==> flow/design.v <==
module non_restoring_divider #(
    parameter DATA_WIDTH = 32
) (
    input  logic                    clk_i,
    input  logic                    clk_en_i,
    input  logic                    rst_n_i,
    input  logic [DATA_WIDTH - 1:0] dividend_i,
    input  logic [DATA_WIDTH - 1:0] divisor_i,
    input  logic                    data_valid_i,
    output logic [DATA_WIDTH - 1:0] quotient_o,
    output logic [DATA_WIDTH - 1:0] remainder_o,
    output logic                    divide_by_zero_o,
    output logic                    data_valid_o,
    output logic                    idle_o
);
    localparam COUNTER_WIDTH = $clog2(DATA_WIDTH);
    typedef enum logic [1:0] {IDLE, DIVIDE, RESTORE} fsm_state_t;
    typedef struct packed {
        logic                    rem_sign;
        logic [DATA_WIDTH - 1:0] remainder;
        logic [DATA_WIDTH - 1:0] quotient;
    } result_t;
    fsm_state_t state_CRT, state_NXT;
        always_ff @(posedge clk_i) begin : state_register
            if (!rst_n_i) begin
                state_CRT <= IDLE;
            end else if (clk_en_i) begin
                state_CRT <= state_NXT;
            end
        end : state_register
    result_t partial_CRT, partial_NXT;
    logic [DATA_WIDTH - 1:0] divisor_CRT, divisor_NXT;
        always_ff @(posedge clk_i) begin : datapath_register
            if (clk_en_i) begin
                partial_CRT <= partial_NXT;
                divisor_CRT <= divisor_NXT;
            end
        end : datapath_register
    logic [COUNTER_WIDTH - 1:0] iter_count_CRT, iter_count_NXT;
        always_ff @(posedge clk_i) begin : counter 
            if (clk_en_i) begin
                iter_count_CRT <= iter_count_NXT;
            end
        end : counter 
    logic divide_by_zero_CRT, divide_by_zero_NXT;
        always_ff @(posedge clk_i) begin : status_register
            if (!rst_n_i) begin
                divide_by_zero_CRT <= 1'b0;
            end else if (clk_en_i) begin
                divide_by_zero_CRT <= divide_by_zero_NXT;
            end
        end : status_register
    result_t pair_shifted;
        always_comb begin : fsm_logic 
            divide_by_zero_NXT = divide_by_zero_CRT;
            iter_count_NXT = iter_count_CRT;
            partial_NXT = partial_CRT;
            divisor_NXT = divisor_CRT;
            state_NXT = state_CRT;
            pair_shifted = 'b0;
            remainder_o = partial_CRT.remainder;
            data_valid_o = 1'b0;
            idle_o = 1'b0;
            case (state_CRT) 
                IDLE: begin 
                    if (data_valid_i) begin
                        state_NXT = DIVIDE;
                    end
                    divide_by_zero_NXT = (divisor_i == '0);
                    partial_NXT.rem_sign = 1'b0;
                    partial_NXT.quotient = dividend_i;
                    partial_NXT.remainder = '0;
                    divisor_NXT = divisor_i;
                    iter_count_NXT = '0;
                    idle_o = 1'b1;
                end
                DIVIDE: begin
                    state_NXT = (iter_count_CRT == (DATA_WIDTH - 1)) ? RESTORE : state_CRT;
                    iter_count_NXT = iter_count_CRT + 1;
                    pair_shifted = partial_CRT << 1; 
                    if (partial_CRT.rem_sign) begin
                        {partial_NXT.rem_sign, partial_NXT.remainder} = {pair_shifted.rem_sign, pair_shifted.remainder} + divisor_CRT;
                    end else begin
                        {partial_NXT.rem_sign, partial_NXT.remainder} = {pair_shifted.rem_sign, pair_shifted.remainder} - divisor_CRT;
                    end
                    partial_NXT.quotient = {pair_shifted.quotient[DATA_WIDTH - 1:1], !partial_NXT.rem_sign};
                end
                RESTORE: begin
                    state_NXT = IDLE;
                    data_valid_o = 1'b1;
                    idle_o = 1'b0;
                    if (partial_CRT.rem_sign) begin
                        {partial_NXT.rem_sign, partial_NXT.remainder} = {partial_CRT.rem_sign, partial_CRT.remainder} + divisor_CRT;
                    end
                    remainder_o = partial_NXT.remainder;
                end
            endcase
        end : fsm_logic
    assign quotient_o = partial_CRT.quotient;
    assign divide_by_zero_o = divide_by_zero_CRT;
endmodule
; ---- Tool chain data of non_restoring_divider
; Each step is given for the RTL above and for the edited RTL.
; Lines under "orig" count in the file above, lines under "edited" in the edited file.
; "change" is "edited" less "orig", of the values as shown; "change_rel_pct" is that difference over "orig", in percent.
; Operators carry their Yosys type and port widths (W data, S select, Z words).
; Cell names lack the library's common part.
; The mark - stands for no value.
[setup]
top = non_restoring_divider
clk_port = clk_i
cell_library = sky130hd
lib_corner = tt_025C_1v80

; ---- Diff
; Unified diff, file above to edited file.
; The edited RTL no longer does the same as the RTL above: the edit was made by script, with no optimisation intended.
; begin of diff
@@ -76,5 +76,5 @@
                 end
                 DIVIDE: begin
-                    state_NXT = (iter_count_CRT == (DATA_WIDTH - 1)) ? RESTORE : state_CRT;
+                    state_NXT = RESTORE;
                     iter_count_NXT = iter_count_CRT + 1;
                     pair_shifted = partial_CRT << 1; 
; end of diff

; ---- After elaboration
; Source: Yosys, flattened and elaborated, memories not mapped. Widths are those after wreduce. Registers that Yosys merges into a memory's read port (data or address) are not register bits. Print and check cells do not count. Equal cells are merged and count once.
[classes]
columns = element, orig, edited, change, change_rel_pct
row1 = n_addsub, 4, 3, -1, -25.00
row2 = eq_ne, 5, 3, -2, -40.00
row3 = mux, 13, 11, -2, -15.38
row4 = reduce_logical, 9, 9, 0, 0.00
[op_table]
columns = op, orig, edited, change, change_rel_pct
row1 = $mux W2, 2, 1, -1, -50.00
row2 = $ne A2 B2 Y1 const B, 2, 1, -1, -50.00
row3 = $add A5 B1 Y5 const B, 1, 0, -1, -100.00
row4 = $eq A5 B5 Y1 const B, 1, 0, -1, -100.00
row5 = $pmux W5 S2, 1, 0, -1, -100.00
row6 = $reduce_and A4 Y1, 1, 0, -1, -100.00
row7 = $reduce_and A3 Y1, 0, 1, 1, -
row8 = $mux W33, 3, 3, 0, 0.00
row9 = $reduce_and A2 Y1, 3, 3, 0, 0.00
row10 = $add A33 B32 Y33, 2, 2, 0, 0.00
row11 = $mux W1, 2, 2, 0, 0.00
row12 = $eq A2 B1 Y1 const B, 1, 1, 0, 0.00
row13 = $eq A2 B2 Y1 const B, 1, 1, 0, 0.00
row14 = $logic_not A1 Y1, 1, 1, 0, 0.00
row15 = $logic_not A2 Y1, 1, 1, 0, 0.00
row16 = $logic_not A32 Y1, 1, 1, 0, 0.00
row17 = $mux W32, 1, 1, 0, 0.00
row18 = $pmux W1 S3, 1, 1, 0, 0.00
row19 = $pmux W2 S3, 1, 1, 0, 0.00
row20 = $pmux W32 S2, 1, 1, 0, 0.00
row21 = $pmux W32 S3, 1, 1, 0, 0.00
row22 = $reduce_bool A2 Y1, 1, 1, 0, 0.00
row23 = $reduce_bool A3 Y1, 1, 1, 0, 0.00
row24 = $sub A33 B32 Y33, 1, 1, 0, 0.00
[word_totals]
columns = element, orig, edited, change, change_rel_pct
row1 = reg_bits, 105, 100, -5, -4.76
row2 = in_bits, 68, 68, 0, 0.00
row3 = output_inout_bits, 67, 67, 0, 0.00
row4 = elab_cells, 37, 31, -6, -16.22

; ---- Longest topological paths
; Depth = most cells in a row (Yosys ltp): at word level without a register or memory, in the mapped netlist without a sequential cell, where the memories' decode and read muxes count.
[depth]
columns = element, orig, edited, change, change_rel_pct
row1 = word_depth, 5, 5, 0, 0.00
row2 = abc_area, 0, 0, -, -
row3 = mapped_depth, 19, 19, 0, 0.00
row4 = mapped_depth_nobuf, 19, 19, 0, 0.00

; ---- Netlist
; The flow's flattened synthesis, as Yosys stat reports it; memories are mapped. The netlist is that of the ABC_AREA named above (0 if unset); the other value can give another one.
[by_type]
columns = cell, orig, edited, change, change_rel_pct
row1 = a21o_1, 25, 40, 15, 60.00
row2 = nand2_1, 102, 90, -12, -11.76
row3 = o21bai_1, 2, 13, 11, 550.00
row4 = a211oi_1, 9, 2, -7, -77.78
row5 = nor3_1, 20, 14, -6, -30.00
row6 = edfxtp_1, 102, 97, -5, -4.90
row7 = mux2i_1, 9, 14, 5, 55.56
row8 = o21ai_0, 60, 56, -4, -6.67
row9 = xor2_1, 48, 52, 4, 8.33
row10 = xnor2_1, 36, 32, -4, -11.11
row11 = nand3_1, 19, 15, -4, -21.05
row12 = o21a_1, 9, 5, -4, -44.44
row13 = inv_1, 32, 29, -3, -9.38
row14 = clkbuf_1, 25, 28, 3, 12.00
row15 = a221oi_1, 4, 1, -3, -75.00
row16 = o41ai_1, 4, 1, -3, -75.00
row17 = a21boi_0, 3, 0, -3, -100.00
row18 = o21ai_1, 3, 0, -3, -100.00
; The list need not be complete.
[mapped]
columns = element, orig, edited, change, change_rel_pct
row1 = stdcells, 933, 916, -17, -1.82
row2 = yosys_area_mm2, 0.0086958, 0.0085695, -0.0001263, -1.45
row3 = seqArea_mm2, 0.003143, 0.0029929, -0.0001501, -4.78
row4 = ffs, 106, 101, -5, -4.72
row5 = n_buf, 63, 67, 4, 6.35

; ---- Worst setup path after synthesis
; OpenSTA on the mapped netlist: ideal clock, no wires. The path of least setup slack (recovery checks aside). Input and output delay are each 20% of the period. Register names are those of the netlist, which keeps one name where synthesis merged equal registers.
[synth_timing]
columns = element, orig, edited, change, change_rel_pct
row1 = kind, flip-flop to output port, flip-flop to flip-flop, -, -
row2 = from, register partial_CRT, register divisor_CRT[1], -, -
row3 = to, output port remainder_o[30], register partial_CRT, -, -
row4 = tclk_ns, 6.0, 6.0, 0.0, 0.00
row5 = output_delay_ns, 1.200, -, -, -
row6 = setup_time_ns, -, 0.261, -, -
row7 = t_first_pin_ns, 0.000, 0.000, 0.000, -
row8 = arrival_ns, 2.727, 3.810, 1.083, 39.71
row9 = t_required_ns, 4.800, 5.739, 0.939, 19.56
row10 = setup_slack_ns, 2.073, 1.929, -0.144, -
row11 = path_delay_ns, 2.727, 4.071, 1.344, 49.28
row12 = driving_pins, 12, 20, 8, 66.67
row13 = path_buffers, 0, 0, 0, -
row14 = synth_period_reached_ns, 3.927, 4.071, 0.144, 3.67
; "path_delay_ns" = arrival - input delay + setup time.
; At an output port there is no setup time.
; "driving_pins" counts driving pins, that of a launching flip-flop among them; a cell with two outputs on the path counts twice.
; "synth_period_reached_ns" = period - worst setup slack (recovery checks aside). The figure is calculated, with input and output delays left at 20% of the set period.
; Where an end lacks its bit number, it is one bit of the signal, or one of the new flip-flops if synthesis recoded a state register.
; Between the ends stands the longest chain of elaborated cells between them, by number of cells; it is not shown to be the way that was timed. Of several equally long chains one is given.
; A line is the first line of the expression or statement that the cell stems from. Yosys adds cells for indexed reads and writes and turns some case tables into memories.
[synth_via_orig]
cell_sequence = edfxtp_1 > ha_1 > fa_1 > a211oi_1 > o21ai_0 > a21oi_1 > o21ai_1 > o211ai_2 > nand2_1 > a221oi_1 > xnor2_1 > a221o_1
elab_chain_len = 3
cells_between = 3
cone_lines = 3
cone_classes = add/sub (1); mux (2)
[synth_rtl_orig]
columns = element, line_no
row1 = start: declaration, 31  ; result_t partial_CRT, partial_NXT;
row2 = start: assignment, 35  ; partial_CRT <= partial_NXT;
row3 = $add A33 B32 Y33, 93  ; {partial_NXT.rem_sign, partial_NXT.remainder} = {partial_CRT.rem_sign, partial_CRT.remainder} + divisor_CRT;
row4 = $mux W33, 92  ; if (partial_CRT.rem_sign) begin
row5 = $mux W32, 64  ; case (state_CRT)
row6 = end: declaration, 11  ; output logic [DATA_WIDTH - 1:0] remainder_o,
[synth_via_edited]
cell_sequence = edfxtp_1 > inv_1 > ha_1 > nor3b_1 > nor3b_2 > nand2_1 > nor2_1 > nor2_1 > xor2_1 > ha_1 > a21o_1 > a21o_1 > a21o_1 > o41ai_4 > o22ai_2 > o31ai_2 > nand2b_1 > a21oi_2 > xnor2_1 > a221o_1
elab_chain_len = 4
cells_between = 7
cone_lines = 6
cone_classes = add/sub (3); mux (4)
[synth_rtl_edited]
columns = element, line_no
row1 = start: declaration, 32  ; logic [DATA_WIDTH - 1:0] divisor_CRT, divisor_NXT;
row2 = start: assignment, 36  ; divisor_CRT <= divisor_NXT;
row3 = $sub A33 B32 Y33, 84  ; {partial_NXT.rem_sign, partial_NXT.remainder} = {pair_shifted.rem_sign, pair_shifted.remainder} - divisor_CRT;
row4 = $mux W33, 81  ; if (partial_CRT.rem_sign) begin
row5 = $mux W33, 64  ; case (state_CRT)
row6 = $pmux W32 S3, 64
row7 = end: assignment, 35  ; partial_CRT <= partial_NXT;
row8 = end: declaration, 31  ; result_t partial_CRT, partial_NXT;

; ---- Path in the finished layout
; Path of least setup slack in the final report of each run of pair A (OpenROAD, finished layout, wires in). Where an end is a register, its clock arrival counts in the times.
[layout_timing]
columns = element, orig, edited, change, change_rel_pct
row1 = kind, flip-flop to output port, flip-flop to output port, -, -
row2 = from, register divisor_CRT[0], register partial_CRT, -, -
row3 = to, output port remainder_o[30], output port remainder_o[31], -, -
row4 = tclk_ns, 6.0, 6.0, 0.0, 0.00
row5 = output_delay_ns, 1.20, 1.20, 0.00, 0.00
row6 = t_first_pin_ns, 0.36, 0.35, -0.01, -2.78
row7 = arrival_ns, 3.99, 4.08, 0.09, 2.26
row8 = t_required_ns, 4.80, 4.80, 0.00, 0.00
row9 = setup_slack_ns, 0.81, 0.72, -0.09, -
row10 = driving_pins, 13, 13, 0, 0.00
row11 = path_buffers, 1, 1, 0, 0.00
; Where an end lacks its bit number, it is one bit of the signal, or one of the new flip-flops if synthesis recoded a state register.
; Between the ends stands the longest chain of elaborated cells between them, by number of cells; it is not shown to be the way that was timed. Of several equally long chains one is given.
[layout_via_orig]
cell_sequence = edfxtp_1 > ha_1 > fa_1 > a211oi_1 > o21ai_0 > a21oi_1 > o21ai_1 > o211ai_2 > nand2_1 > a221oi_1 > xnor2_1 > a221o_1 > clkdlybuf4s50_1
elab_chain_len = 3
cells_between = 3
cone_lines = 3
cone_classes = add/sub (1); mux (2)
[layout_rtl_orig]
columns = element, line_no
row1 = start: declaration, 32  ; logic [DATA_WIDTH - 1:0] divisor_CRT, divisor_NXT;
row2 = start: assignment, 36  ; divisor_CRT <= divisor_NXT;
row3 = $add A33 B32 Y33, 93  ; {partial_NXT.rem_sign, partial_NXT.remainder} = {partial_CRT.rem_sign, partial_CRT.remainder} + divisor_CRT;
row4 = $mux W33, 92  ; if (partial_CRT.rem_sign) begin
row5 = $mux W32, 64  ; case (state_CRT)
row6 = end: declaration, 11  ; output logic [DATA_WIDTH - 1:0] remainder_o,
[layout_via_edited]
cell_sequence = edfxtp_1 > ha_1 > a21o_1 > a21oi_1 > a21oi_1 > nor4_1 > nor2_1 > a211oi_1 > nor3b_1 > o22ai_1 > xor2_1 > o21ai_0 > clkdlybuf4s50_1
elab_chain_len = 3
cells_between = 3
cone_lines = 3
cone_classes = add/sub (1); mux (2)
[layout_rtl_edited]
columns = element, line_no
row1 = start: declaration, 31  ; result_t partial_CRT, partial_NXT;
row2 = start: assignment, 35  ; partial_CRT <= partial_NXT;
row3 = $add A33 B32 Y33, 93  ; {partial_NXT.rem_sign, partial_NXT.remainder} = {partial_CRT.rem_sign, partial_CRT.remainder} + divisor_CRT;
row4 = $mux W33, 92  ; if (partial_CRT.rem_sign) begin
row5 = $mux W32, 64  ; case (state_CRT)
row6 = end: declaration, 11  ; output logic [DATA_WIDTH - 1:0] remainder_o,

; ---- Measured runs
; Runs of the flow (Yosys, OpenROAD) on both versions; the two runs of a pair have the same settings. The constraints put input and output delay at 20% of the set period each and load the outputs with 0.01 pF.
[settings_pair_A]
period_ns = 6.0
CAP_MARGIN = 20
CORE_MARGIN = 2
CORE_UTILIZATION = 40
SLEW_MARGIN = 20
[measured_pair_A]
columns = element, orig, edited, change, change_rel_pct
row1 = synthArea_mm2, 0.0086958, 0.0085695, -0.0001263, -1.45
row2 = die_footprint_mm2, 0.0229356, 0.0226111, -0.0003245, -1.41
row3 = stdcell_area_mm2, 0.01043, 0.0102123, -0.0002177, -2.09
row4 = final_util_pct, 49.3, 48.6, -0.7, -
row5 = setup_worst_slack_ns, 0.806, 0.723, -0.083, -
row6 = total_negative_slack_ns, 0.000, 0.000, 0.000, -
row7 = timing.hold.ws_ns, 0.516, 0.511, -0.005, -
row8 = achievedPeriod_ns, 5.194, 5.277, 0.083, 1.60
[settings_pair_B]
ABC_AREA = 1
CAP_MARGIN = 5
CELL_PAD_IN_SITES_GLOBAL_PLACEMENT = 2
CORE_UTILIZATION = 38
GPL_ROUTABILITY_DRIVEN = 0
MAX_ROUTING_LAYER = met5
PLACE_DENSITY = 0.66
SETUP_SLACK_MARGIN = 0.17
period_ns = 3.42
CORE_MARGIN = 2
SLEW_MARGIN = 20
[measured_pair_B]
columns = element, orig, edited, change, change_rel_pct
row1 = synthArea_mm2, 0.010699, 0.0104325, -0.0002665, -2.49
row2 = die_footprint_mm2, 0.0295135, 0.0287947, -0.0007188, -2.44
row3 = stdcell_area_mm2, 0.0151583, 0.0152484, 0.0000901, 0.59
row4 = final_util_pct, 54.6, 56.6, 2.0, -
row5 = setup_worst_slack_ns, 0.039, 0.115, 0.076, -
row6 = total_negative_slack_ns, 0.000, 0.000, 0.000, -
row7 = timing.hold.ws_ns, 0.481, 0.480, -0.001, -
row8 = achievedPeriod_ns, 3.381, 3.305, -0.076, -2.25
; By "achievedPeriod_ns" is meant the clock period of the run minus its worst setup slack. This is arithmetic on one report: input and output delays are still those of the set period (20% each).
